==> flow/design.v <==
module seven_seg(en,in,seg);
input [3:0] in;
input en;
output [7:0] seg;
reg [7:0] seg;
always@(en or in)
begin
 if (!en) seg=8'b11111111;
 else case(in)
 4'd0: seg=8'b11000000;
 4'd1: seg=8'b11111001;
 4'd2: seg=8'b10100100;
 4'd3: seg=8'b10110000;
 4'd4: seg=8'b10011001;
 4'd5: seg=8'b10010010;
 4'd6: seg=8'b10000010;
 4'd7: seg=8'b11011000;
 4'd8: seg=8'b10000000;
 4'd9: seg=8'b10010000;
 default: seg=8'b11111111;
 endcase
 end
 endmodule 
module seven_seg_dot (en,in,seg);
input [3:0] in;
input en;
output [7:0] seg;
reg [7:0] seg;
always@(en or in)
begin
 if (!en) seg=8'b11111111;
 else case(in)
 4'd0: seg=8'b01000000;
 4'd1: seg=8'b01111001;
 4'd2: seg=8'b00100100;
 4'd3: seg=8'b00110000;
 4'd4: seg=8'b00011001;
 4'd5: seg=8'b00010010;
 4'd6: seg=8'b00000010;
 4'd7: seg=8'b01011000;
 4'd8: seg=8'b00000000;
 4'd9: seg=8'b00010000;
 default: seg=8'b11111111;
 endcase
 end
 endmodule 
module bcd_8421 (clk, rst, data, unit, ten, hun, thou, ten_thou, hun_thou);
input clk, rst;
input [19:0] data;
output [3:0] unit, ten, hun, thou, ten_thou, hun_thou;
reg [5:0]  cnt_shift;
reg [43:0] data_shift;  
reg        shift_sig;
reg [3:0]  unit, ten, hun, thou, ten_thou, hun_thou;
always@(posedge clk or posedge rst)
if (rst)
cnt_shift <= 5'd0;
else if (cnt_shift == 5'd21 && shift_sig == 1'b0)
cnt_shift <= 5'd0;
else if (shift_sig == 1'b0)
cnt_shift <= cnt_shift +1'b1;
else 
cnt_shift <= cnt_shift;
always@(posedge clk or posedge rst)
if (rst)
data_shift <= 44'b0;
else if (cnt_shift == 5'd0 && shift_sig == 1'b0)
data_shift <= {24'd0, data};
else if ((cnt_shift <= 5'd20) && (shift_sig == 1'b1))
begin
data_shift[23:20] <= (data_shift[23:20] > 4'b0100)?(data_shift[23:20] + 4'b0011):(data_shift[23:20]);
data_shift[27:24] <= (data_shift[27:24] > 4'b0100)?(data_shift[27:24] + 4'b0011):(data_shift[27:24]);
data_shift[31:28] <= (data_shift[31:28] > 4'b0100)?(data_shift[31:28] + 4'b0011):(data_shift[31:28]);
data_shift[35:32] <= (data_shift[35:32] > 4'b0100)?(data_shift[35:32] + 4'b0011):(data_shift[35:32]);
data_shift[39:36] <= (data_shift[39:36] > 4'b0100)?(data_shift[39:36] + 4'b0011):(data_shift[39:36]);
data_shift[43:40] <= (data_shift[43:40] > 4'b0100)?(data_shift[43:40] + 4'b0011):(data_shift[43:40]);
end
else if ((cnt_shift <= 5'd20) && (shift_sig == 1'b0))
data_shift <= data_shift << 1;
else 
data_shift <= data_shift;
always@(posedge clk or posedge rst)
if(rst == 1'b1)
shift_sig <= 1'b1;
else 
shift_sig <= ~shift_sig;
always@(posedge clk or posedge rst)
if(rst)
begin
unit <= 4'd0;
ten  <= 4'd0;
hun  <= 4'd0;
thou <= 4'd0;
ten_thou <= 4'd0;
hun_thou <= 4'd0;
end
else if (cnt_shift == 5'd21)
begin
 unit  <= data_shift[23:20];
 ten   <= data_shift[27:24];
 hun   <= data_shift[31:28];
 thou  <= data_shift[35:32];
 ten_thou <= data_shift[39:36];
 hun_thou <= data_shift[43:40];
 end
 endmodule
module adc_3008(clk, rst, cs, mosi, sck, miso, start, seg0, seg1, seg2, seg3, seg4, seg5); 
input clk, rst;
input miso;
input start;
output reg cs;
output reg mosi, sck;
output [7:0] seg0, seg1, seg2, seg3, seg4, seg5;
reg [2:0] state;     
reg [7:0] cnt_clk;   
reg [4:0] cnt_sck;   
reg [3:0] cnt_bit;   
reg [2:0] cnt_byte; 
reg rd_sig;          
reg [10:0] data_reg; 
reg [9:0] data_out;  
reg send_data_sig;   
reg [31:0] cnt;      
reg start_sig;       
wire [3:0] unit;
wire [3:0] ten; 
wire [3:0] hun; 
wire [3:0] thou; 
wire [3:0] ten_thou;
wire [3:0] hun_thou;
wire [19:0] data_bcd;
wire [19:0] data_bcd_vol;
assign data_bcd = {10'b0, data_out};
assign data_bcd_vol = (data_bcd*20'd479)/20'd1023;
parameter [2:0] INTIAL = 3'd0,
                WAIT_START = 3'd1,
                WRITE = 3'd2,
		READ = 3'd3,
		WAIT_END = 3'd4,
		END = 3'd5;
parameter WR_IN = 11'b000001_10010;
parameter cnt_clk_max = 8'd219;
parameter cnt_max = 32'd1_999;
always@(posedge clk or posedge rst)
if (rst)
cnt <= 32'd0;
else if (cnt == cnt_max)
cnt <= 32'd0;
else if (start == 1'b1)
cnt <= cnt + 1'b1;
always@(posedge clk or posedge rst)
if (rst)
start_sig <= 1'b0;
else if (start == 1'b1 && cnt == cnt_max)  
start_sig <= 1'b1;
else 
start_sig <= 1'b0;
always@(posedge clk or posedge rst)
if (rst)
state <= INTIAL;
else 
case(state)
INTIAL: if (start_sig == 1'b1)
        state <= WAIT_START;
		  else 
		  state <= INTIAL;
WAIT_START: if (cnt_byte == 3'd0 && cnt_clk == cnt_clk_max)
            state <= WRITE;
            else 
            state <= WAIT_START;			
WRITE: if (cnt_byte == 3'd1 && cnt_clk == cnt_clk_max)
       state <= READ;
	   else 
	   state <= WRITE;
READ: if (cnt_byte == 3'd2 && cnt_clk == cnt_clk_max)
      state <= WAIT_END;
      else 
      state <= READ;	  
WAIT_END: if (cnt_byte == 3'd3 && cnt_clk == cnt_clk_max)
          state <= END;
		    else 
		    state <= WAIT_END;
END: if (cnt_byte == 3'd4 && cnt_clk == cnt_clk_max)
     state <= INTIAL;
     else 
     state <= END;
default: state <= INTIAL;
endcase
always@(posedge clk or posedge rst)
if (rst)
cnt_clk <= 8'd0;
else if (state == INTIAL)
cnt_clk <= 8'd0;
else if (cnt_clk == cnt_clk_max) 
cnt_clk <= 8'd0;
else if (state != INTIAL)
cnt_clk <= cnt_clk + 1'b1;
always@(posedge clk or posedge rst)
if (rst)
cnt_byte <= 3'd0;
else if (cnt_byte == 3'd4 && cnt_clk == cnt_clk_max)
cnt_byte <= 3'd0;
else if (cnt_clk == cnt_clk_max)
cnt_byte <= cnt_byte + 1'b1;
always@(posedge clk or posedge rst)
if (rst)
cnt_sck <= 5'd0;
else if (state == WRITE && cnt_byte == 3'd1 && cnt_sck == 5'd19)
cnt_sck <= 5'd0;
else if (state ==READ && cnt_byte == 3'd2 && cnt_sck == 5'd19)
cnt_sck <= 5'd0;
else if (state == WRITE && cnt_byte == 3'd1)
cnt_sck <= cnt_sck + 1'b1;
else if (state ==READ && cnt_byte == 3'd2)
cnt_sck <= cnt_sck + 1'b1;
else 
cnt_sck <= 1'b0;
always@(posedge clk or posedge rst)
if (rst)
sck <= 1'b0;
else if (cnt_sck == 5'd0 && cnt_byte == 3'd3)
sck <= 1'b0;
else if (cnt_sck == 5'd0 && cnt_byte == 3'd1 && cnt_bit >= 4'd5)
sck <= 1'b0;
else if (cnt_sck == 5'd10 && cnt_byte == 3'd1 && cnt_bit >= 4'd5)
sck <= 1'b1;
else if (cnt_sck == 5'd0 && cnt_byte == 3'd2)
sck <= 1'b0;
else if (cnt_sck == 5'd10 && cnt_byte == 3'd2)
sck <= 1'b1;
else 
sck <= sck;
always@(posedge clk or posedge rst)
if (rst)
cnt_bit <= 4'd0;
else if (cnt_bit == 4'd10 && cnt_sck == 5'd10)
cnt_bit <= 4'd0;
else if (cnt_sck == 5'd10)
cnt_bit <= cnt_bit + 1'b1;
always@(posedge clk or posedge rst)
if (rst)
cs <= 1'b1;
else if (start_sig == 1'b1)
cs <= 1'b0;
else if (cnt_byte == 3'd3 && cnt_clk == cnt_clk_max && state == WAIT_END)
cs <= 1'b1;
always@(posedge clk or posedge rst)
if (rst)
mosi <= 1'b0;
else if (state == WRITE && cnt_byte == 4'd1 && cnt_sck == 5'd0)
mosi <= WR_IN[10-cnt_bit];
else if (state != WRITE)
mosi <= 1'b0;
always@(posedge clk or posedge rst)
if (rst)
rd_sig <= 1'b0;
else if (state == READ && cnt_byte == 4'd2 && cnt_sck == 5'd9)
rd_sig <= 1'b1;
else 
rd_sig <= 1'b0;
always@(posedge clk or posedge rst)
if (rst)
data_reg <= 11'd0;
else if (rd_sig == 1'b1)
data_reg <= {data_reg[9:0], miso};
always@(posedge clk or posedge rst)
if (rst)
send_data_sig <= 1'b0;
else if (cnt_byte == 4'd2 && cnt_clk == cnt_clk_max)
send_data_sig <= 1'b1;
else 
send_data_sig <= 1'b0;
always@(posedge clk or posedge rst)
if (rst)
data_out <= 10'd0;
else if (send_data_sig == 1'b1)
data_out <= data_reg[9:0];
else 
data_out <= data_out;
bcd_8421 bcd_8421_inst(
.clk(clk), 
.rst(rst), 
.data(data_bcd_vol), 
.unit(unit), 
.ten(ten), 
.hun(hun), 
.thou(thou), 
.ten_thou(ten_thou), 
.hun_thou(hun_thou)
);
seven_seg s0(
.en(1'b1),
.in(unit), 
.seg(seg0));
seven_seg s1(
.en(1'b1),
.in(ten), 
.seg(seg1));
seven_seg_dot s2(
.en(1'b1),
.in(hun), 
.seg(seg2));
seven_seg s3(
.en(1'b1),
.in(thou), 
.seg(seg3));
seven_seg s4(
.en(1'b1),
.in(ten_thou), 
.seg(seg4));
seven_seg s5(
.en(1'b1),
.in(hun_thou), 
.seg(seg5));
endmodule
Appendix: tool output

==> Step by step through the tools: adc_3008 <==
Each step is given for the RTL above and for the edited RTL.
Lines under "orig" count in the file above, lines under "edited" in the edited file.
"delta" is "edited" less "orig", of the values as shown; "rel_change_pct" is that difference over "orig", in percent.
Library cell names are shortened.
{ "inputs": {"top_module": "adc_3008", "clock": "clk", "cell_library": "sky130hd", "lib_corner": "tt_025C_1v80"} }

==> The edit <==
Unified diff, file above to edited file.
The edited RTL no longer does the same as the RTL above: the edit was made by script, with no optimisation intended.
begin of diff
@@ -119,5 +119,5 @@
 reg rd_sig;          
 reg [10:0] data_reg; 
-reg [9:0] data_out;  
+reg [7:0] data_out;  
 reg send_data_sig;   
 reg [31:0] cnt;      
end of diff

==> Elaborated design <==
Yosys after proc, flatten, opt, wreduce and memory -nomap, before mapping. Memory bits, and registers merged into a memory's read port (data or address), are not among the register bits. Print and check cells are not counted. Equal cells are merged and count once.
Yosys's memory passes give these memory sizes; they may raise the number of words (mostly to a power of two), join words into wider ones and drop unused or constant bits.
{ "op_classes": {"columns": ["item", "orig", "edited", "delta", "rel_change_pct"], "rows": [
  ["add_sub_neg", 13, 13, 0, 0.00],
  ["mul", 1, 1, 0, 0.00],
  ["n_div", 1, 1, 0, 0.00],
  ["compare", 8, 8, 0, 0.00],
  ["equal", 25, 25, 0, 0.00],
  ["n_shift", 1, 1, 0, 0.00],
  ["muxes", 61, 61, 0, 0.00],
  ["n_logic", 1, 1, 0, 0.00],
  ["reduce_and_logical", 46, 46, 0, 0.00]
]} }
{ "op_table": {"columns": ["cell", "orig", "edited", "delta", "rel_change_pct"], "rows": [
  ["10-bit by 9-bit multiplier with 19-bit output (second input constant)", 1, 0, -1, -100.00],
  ["8-bit by 9-bit multiplier with 17-bit output (second input constant)", 0, 1, 1, null]
]} }
Operator kinds equal on both sides are left out: 44.
{ "word_totals": {"columns": ["item", "orig", "edited", "delta", "rel_change_pct"], "rows": [
  ["ff_bits", 156, 152, -4, -2.56],
  ["mem_bits_ro", 688, 688, 0, 0.00],
  ["memories", 6, 6, 0, 0.00],
  ["in_bits", 4, 4, 0, 0.00],
  ["output_inout_bits", 51, 51, 0, 0.00],
  ["word_cells", 192, 192, 0, 0.00]
]} }
{ "memory_table": {"columns": ["item", "orig", "edited"], "rows": [
  ["memory_list", "16 x 8 bit 1R0W; 16 x 7 bit 1R0W; 16 x 7 bit 1R0W; 16 x 7 bit 1R0W; 16 x 7 bit 1R0W; 16 x 7 bit 1R0W", "16 x 8 bit 1R0W; 16 x 7 bit 1R0W; 16 x 7 bit 1R0W; 16 x 7 bit 1R0W; 16 x 7 bit 1R0W; 16 x 7 bit 1R0W"]
]} }

==> Longest topological paths <==
Yosys ltp: most cells in a row. Word level: on the elaborated netlist, between registers, memories and ports. Mapped: between sequential cells and ports; inverters and the memories' decode and read muxes count.
{ "logic_depth": {"columns": ["item", "orig", "edited", "delta", "rel_change_pct"], "rows": [
  ["word_depth", 7, 7, 0, 0.00],
  ["abc_area", "0", "0", null, null],
  ["depth_mapped", 48, 39, -9, -18.75],
  ["ltp_nobuf", 42, 35, -7, -16.67]
]} }

==> Mapped cells and area <==
The flow's flattened synthesis, as Yosys stat reports it; memories are mapped. The netlist is that of the ABC_AREA named above (0 if unset); the other value can give another one.
{ "types": {"columns": ["cell", "orig", "edited", "delta", "rel_change_pct"], "rows": [
  ["nand2_1", 142, 171, 29, 20.42],
  ["inv_1", 131, 114, -17, -12.98],
  ["nand4_1", 31, 18, -13, -41.94],
  ["mux2_2", 27, 14, -13, -48.15],
  ["a21oi_1", 109, 97, -12, -11.01],
  ["nand3_1", 56, 44, -12, -21.43],
  ["nor2_1", 138, 127, -11, -7.97],
  ["fa_1", 39, 28, -11, -28.21],
  ["and2_1", 26, 17, -9, -34.62],
  ["o31ai_1", 23, 15, -8, -34.78],
  ["or3_1", 13, 5, -8, -61.54],
  ["a31oi_1", 16, 9, -7, -43.75],
  ["xor2_1", 32, 26, -6, -18.75],
  ["a22oi_1", 6, 0, -6, -100.00],
  ["dfrtp_1", 154, 150, -4, -2.60],
  ["o21ai_0", 112, 108, -4, -3.57],
  ["ha_1", 103, 99, -4, -3.88],
  ["clkbuf_1", 50, 46, -4, -8.00]
]} }
Cell types equal on both sides are left out: 18.
Not every row of either side is listed.
{ "synth_totals": {"columns": ["item", "orig", "edited", "delta", "rel_change_pct"], "rows": [
  ["stdcells", 1615, 1456, -159, -9.85],
  ["mapped_area_um2", 13793.2, 12410.7, -1382.5, -10.02],
  ["seqArea_um2", 3906.2, 3806.2, -100.0, -2.56],
  ["flip_flops", 156, 152, -4, -2.56],
  ["n_buf", 74, 65, -9, -12.16]
]} }
By module: a second synthesis without flattening, with its own total; a netlist apart from the flattened one above.
{ "hier_totals": {"columns": ["item", "orig", "edited", "delta", "rel_change_pct"], "rows": [
  ["cells_unflattened", 1678, 1470, -208, -12.40],
  ["hier_area_um2", 14418.8, 12986.2, -1432.6, -9.94]
]} }
Rows give one instance, submodules left out.
{ "modules_orig": {"columns": ["module", "n_inst", "n_cells", "area_um2", "mod_seq_area_um2"], "rows": [
  ["adc_3008", 1, 1088, 9166.3, 2028.2],
  ["bcd_8421", 1, 384, 3888.7, 1878.1],
  ["seven_seg", 5, 34, 226.5, 0.0],
  ["seven_seg_dot", 1, 36, 231.5, 0.0]
]} }
{ "modules_edited": {"columns": ["module", "n_inst", "n_cells", "area_um2", "mod_seq_area_um2"], "rows": [
  ["adc_3008", 1, 880, 7733.7, 1928.1],
  ["bcd_8421", 1, 384, 3888.7, 1878.1],
  ["seven_seg", 5, 34, 226.5, 0.0],
  ["seven_seg_dot", 1, 36, 231.5, 0.0]
]} }

==> Timing after synthesis <==
Source: OpenSTA report_checks on the synthesized netlist (no wires, ideal clock, input and output delay 20% of the period each), path of least setup slack; recovery checks are left aside. Register names are those of the netlist, which keeps one name where synthesis merged equal registers.
{ "synth_timing": {"columns": ["item", "orig", "edited", "delta", "rel_change_pct"], "rows": [
  ["path_type", "reg-to-reg", "reg-to-reg", null, null],
  ["from", "register data_out[2]", "register data_out[5]", null, null],
  ["to", "register bcd_8421_inst.data_shift[0]", "register bcd_8421_inst.data_shift[0]", null, null],
  ["tclk_ps", 20000, 20000, 0, 0.00],
  ["setup_ps", 86, 64, -22, null],
  ["launch_ps", 0, 0, 0, null],
  ["t_arrival_ps", 10721, 8594, -2127, -19.84],
  ["t_required_ps", 19914, 19936, 22, 0.11],
  ["slack_ps", 9192, 11342, 2150, null],
  ["path_delay_ps", 10807, 8658, -2149, -19.89],
  ["path_stages", 45, 37, -8, -17.78],
  ["path_buffers", 4, 1, -3, -75.00],
  ["synth_period_reached_ps", 10808, 8658, -2150, -19.89]
]} }
"path_delay_ps" is the arrival time less input delay plus setup time.
"path_stages": output pins that drive a net of the path, with the launching flip-flop's if there is one; two outputs of one cell count as two.
"synth_period_reached_ps" = period - worst setup slack (recovery checks aside). The figure is calculated, with input and output delays left at 20% of the set period.
Between the ends stands the longest chain of elaborated cells between them, by number of cells; it is not shown to be the way that was timed. Of several equally long chains one is given.
A line is the first line of the expression or statement that the cell stems from. Yosys adds cells for indexed reads and writes and turns some case tables into memories.
At most two assigning lines are given for a register; there are more.
{ "synth_between_orig": {"cell_sequence": "dfrtp_1 -> inv_1 -> fa_1 -> inv_1 -> fa_1 -> fa_1 -> inv_1 -> fa_1 -> inv_1 -> ha_1 -> buf_2 -> a21oi_2 -> o21ai_1 -> and3_1 -> or3b_1 -> and3_1 -> buf_4 -> a2111o_1 -> [9 not listed] -> nand4_2 -> buf_6 -> o32ai_2 -> a21o_1 -> or3_4 -> nor2_1 -> nor2_1 -> xnor2_1 -> ha_1 -> inv_1 -> or3_1 -> o31a_1 -> a211o_1 -> or2_1 -> a311oi_1 -> nand2_1 -> a221o_1 -> o221ai_2", "elab_chain_cells": 3, "cells_between": 3, "lines_between": 2, "classes_between": "1 x mul; 1 x div; 1 x mux"} }
{ "synth_lines_orig": {"columns": ["item", "line", "source"], "rows": [
  ["from (decl)", 121, "reg [9:0] data_out;"],
  ["from (assign)", 277, "data_out <= data_reg[9:0];"],
  ["from (assign)", 279, "data_out <= data_out;"],
  ["10-bit by 9-bit multiplier with 19-bit output", 134, "assign data_bcd_vol = (data_bcd*20'd479)/20'd1023;"],
  ["20-bit by 10-bit divider with 20-bit output", 134, null],
  ["20-bit two-way mux", 67, "else if (cnt_shift == 5'd0 && shift_sig == 1'b0)"],
  ["to (assign)", 68, "data_shift <= {24'd0, data};"],
  ["to (assign)", 79, "data_shift <= data_shift << 1;"],
  ["to (decl)", 52, "reg [43:0] data_shift;"]
]} }
{ "synth_between_edited": {"cell_sequence": "dfrtp_1 -> fa_1 -> inv_1 -> fa_1 -> inv_1 -> fa_1 -> inv_1 -> fa_1 -> inv_1 -> ha_1 -> a21oi_2 -> o211ai_1 -> a222oi_1 -> nand4b_1 -> nor3_2 -> nor2_2 -> o211ai_1 -> or3_4 -> or2_4 -> a211oi_4 -> and4_1 -> mux2i_2 -> buf_6 -> nand3_1 -> or2_1 -> a21oi_2 -> nand2_1 -> nor2_1 -> nor2_1 -> xnor2_1 -> ha_1 -> nand2_1 -> a21oi_1 -> a31o_4 -> a311o_1 -> o211ai_1 -> a21o_1", "elab_chain_cells": 3, "cells_between": 3, "lines_between": 2, "classes_between": "1 x mul; 1 x div; 1 x mux"} }
{ "synth_lines_edited": {"columns": ["item", "line", "source"], "rows": [
  ["from (decl)", 121, "reg [7:0] data_out;"],
  ["from (assign)", 277, "data_out <= data_reg[9:0];"],
  ["from (assign)", 279, "data_out <= data_out;"],
  ["8-bit by 9-bit multiplier with 17-bit output", 134, "assign data_bcd_vol = (data_bcd*20'd479)/20'd1023;"],
  ["20-bit by 10-bit divider with 20-bit output", 134, null],
  ["20-bit two-way mux", 67, "else if (cnt_shift == 5'd0 && shift_sig == 1'b0)"],
  ["to (assign)", 68, "data_shift <= {24'd0, data};"],
  ["to (assign)", 79, "data_shift <= data_shift << 1;"],
  ["to (decl)", 52, "reg [43:0] data_shift;"]
]} }

==> Timing after layout <==
Path of least setup slack in the final report of the runs of set A (OpenROAD, finished layout, wires in). Where an end is a register, its clock arrival counts in the times.
The path's times are printed in steps of 10 ps; the period is the one set.
{ "layout_timing": {"columns": ["item", "orig", "edited", "delta", "rel_change_pct"], "rows": [
  ["path_type", "reg-to-reg", "reg-to-reg", null, null],
  ["from", "register data_out[0]", "register data_out[5]", null, null],
  ["to", "register bcd_8421_inst.data_shift[0]", "register bcd_8421_inst.data_shift[0]", null, null],
  ["tclk_ps", 12600, 12600, 0, 0.00],
  ["setup_ps", 80, 110, 30, null],
  ["launch_ps", 420, 420, 0, 0.00],
  ["t_arrival_ps", 12250, 10070, -2180, -17.80],
  ["t_required_ps", 12940, 12910, -30, -0.23],
  ["slack_ps", 690, 2840, 2150, null],
  ["path_stages", 42, 36, -6, -14.29],
  ["path_buffers", 0, 0, 0, null]
]} }
Between the ends stands the longest chain of elaborated cells between them, by number of cells; it is not shown to be the way that was timed. Of several equally long chains one is given.
At most two assigning lines are given for a register; there are more.
{ "layout_between_orig": {"cell_sequence": "dfrtp_1 -> fa_1 -> inv_1 -> fa_1 -> inv_1 -> fa_1 -> inv_1 -> fa_1 -> inv_1 -> ha_1 -> o211ai_2 -> o21ai_4 -> a311o_1 -> and4_1 -> nand4_1 -> o31a_1 -> nor2_2 -> nor2_1 -> [6 not listed] -> nor2_1 -> a31oi_4 -> o32ai_2 -> a21o_1 -> or3_4 -> nor2_1 -> nor2_1 -> xnor2_1 -> ha_1 -> inv_1 -> or3_1 -> o31a_1 -> a211o_1 -> or2_1 -> a311oi_1 -> nand2_1 -> a221o_1 -> o221ai_2", "elab_chain_cells": 3, "cells_between": 3, "lines_between": 2, "classes_between": "1 x mul; 1 x div; 1 x mux"} }
{ "layout_lines_orig": {"columns": ["item", "line", "source"], "rows": [
  ["from (decl)", 121, "reg [9:0] data_out;"],
  ["from (assign)", 277, "data_out <= data_reg[9:0];"],
  ["from (assign)", 279, "data_out <= data_out;"],
  ["10-bit by 9-bit multiplier with 19-bit output", 134, "assign data_bcd_vol = (data_bcd*20'd479)/20'd1023;"],
  ["20-bit by 10-bit divider with 20-bit output", 134, null],
  ["20-bit two-way mux", 67, "else if (cnt_shift == 5'd0 && shift_sig == 1'b0)"],
  ["to (assign)", 68, "data_shift <= {24'd0, data};"],
  ["to (assign)", 79, "data_shift <= data_shift << 1;"],
  ["to (decl)", 52, "reg [43:0] data_shift;"]
]} }
{ "layout_between_edited": {"cell_sequence": "dfrtp_1 -> fa_1 -> inv_1 -> fa_1 -> inv_1 -> fa_1 -> inv_1 -> fa_1 -> inv_1 -> ha_1 -> o211ai_1 -> nor3_1 -> nor2_1 -> a41o_1 -> nor2_1 -> o2111ai_1 -> a22o_1 -> or3_4 -> or2_4 -> a211oi_4 -> and4_1 -> mux2i_2 -> nand3_1 -> or2_1 -> a21oi_2 -> nand2_1 -> nor2_1 -> nor2_1 -> xnor2_1 -> ha_1 -> nand2_1 -> a21oi_1 -> nand4_1 -> a32oi_1 -> o211ai_1 -> a21o_1", "elab_chain_cells": 3, "cells_between": 3, "lines_between": 2, "classes_between": "1 x mul; 1 x div; 1 x mux"} }
{ "layout_lines_edited": {"columns": ["item", "line", "source"], "rows": [
  ["from (decl)", 121, "reg [7:0] data_out;"],
  ["from (assign)", 277, "data_out <= data_reg[9:0];"],
  ["from (assign)", 279, "data_out <= data_out;"],
  ["8-bit by 9-bit multiplier with 17-bit output", 134, "assign data_bcd_vol = (data_bcd*20'd479)/20'd1023;"],
  ["20-bit by 10-bit divider with 20-bit output", 134, null],
  ["20-bit two-way mux", 67, "else if (cnt_shift == 5'd0 && shift_sig == 1'b0)"],
  ["to (assign)", 68, "data_shift <= {24'd0, data};"],
  ["to (assign)", 79, "data_shift <= data_shift << 1;"],
  ["to (decl)", 52, "reg [43:0] data_shift;"]
]} }

==> Flow runs <==
Both versions went through the flow (Yosys, OpenROAD) with the same settings in each pair. Constraints: input delay and output delay 20% of the set period each, output load 0.01 pF.
{ "settings_set_A": {"CORE_UTILIZATION": 40, "period_ns": 12.6, "CAP_MARGIN": 20, "CORE_MARGIN": 2, "SLEW_MARGIN": 20} }
{ "results_set_A": {"columns": ["item", "orig", "edited", "delta", "rel_change_pct"], "rows": [
  ["synthesis_area_um2", 13793.2, 12410.7, -1382.5, -10.02],
  ["die_footprint_um2", 35984.2, 32452.2, -3532.0, -9.82],
  ["stdcell_area_um2", 15283.4, 13789.5, -1493.9, -9.77],
  ["worstSetupSlack_ps", 691, 2842, 2151, null],
  ["tns_setup_ps", 0, 0, 0, null],
  ["hold_ws_ps", 388, 390, 2, null],
  ["timing.achieved_period_ps", 11909, 9758, -2151, -18.06]
]} }
{ "settings_set_B": {"CAP_MARGIN": 0, "CELL_PAD_IN_SITES_DETAIL_PLACEMENT": 0, "CELL_PAD_IN_SITES_GLOBAL_PLACEMENT": 2, "CORE_ASPECT_RATIO": 1.85, "CORE_UTILIZATION": 31, "CTS_CLUSTER_SIZE": 10, "MAX_ROUTING_LAYER": "met5", "PLACE_DENSITY_LB_ADDON": 0.15, "SLEW_MARGIN": 35, "TNS_END_PERCENT": 95, "period_ns": 16.0, "CORE_MARGIN": 2} }
{ "results_set_B": {"columns": ["item", "orig", "edited", "delta", "rel_change_pct"], "rows": [
  ["synthesis_area_um2", 13793.2, 12410.7, -1382.5, -10.02],
  ["die_footprint_um2", 46278.6, 41726.9, -4551.7, -9.84],
  ["stdcell_area_um2", 15363.5, 13883.3, -1480.2, -9.63],
  ["worstSetupSlack_ps", 3514, 6187, 2673, null],
  ["tns_setup_ps", 0, 0, 0, null],
  ["hold_ws_ps", 441, 412, -29, null],
  ["timing.achieved_period_ps", 12486, 9813, -2673, -21.41]
]} }
By "timing.achieved_period_ps" is meant the clock period of the run minus its worst setup slack. This is arithmetic on one report: input and output delays are still those of the set period (20% each).
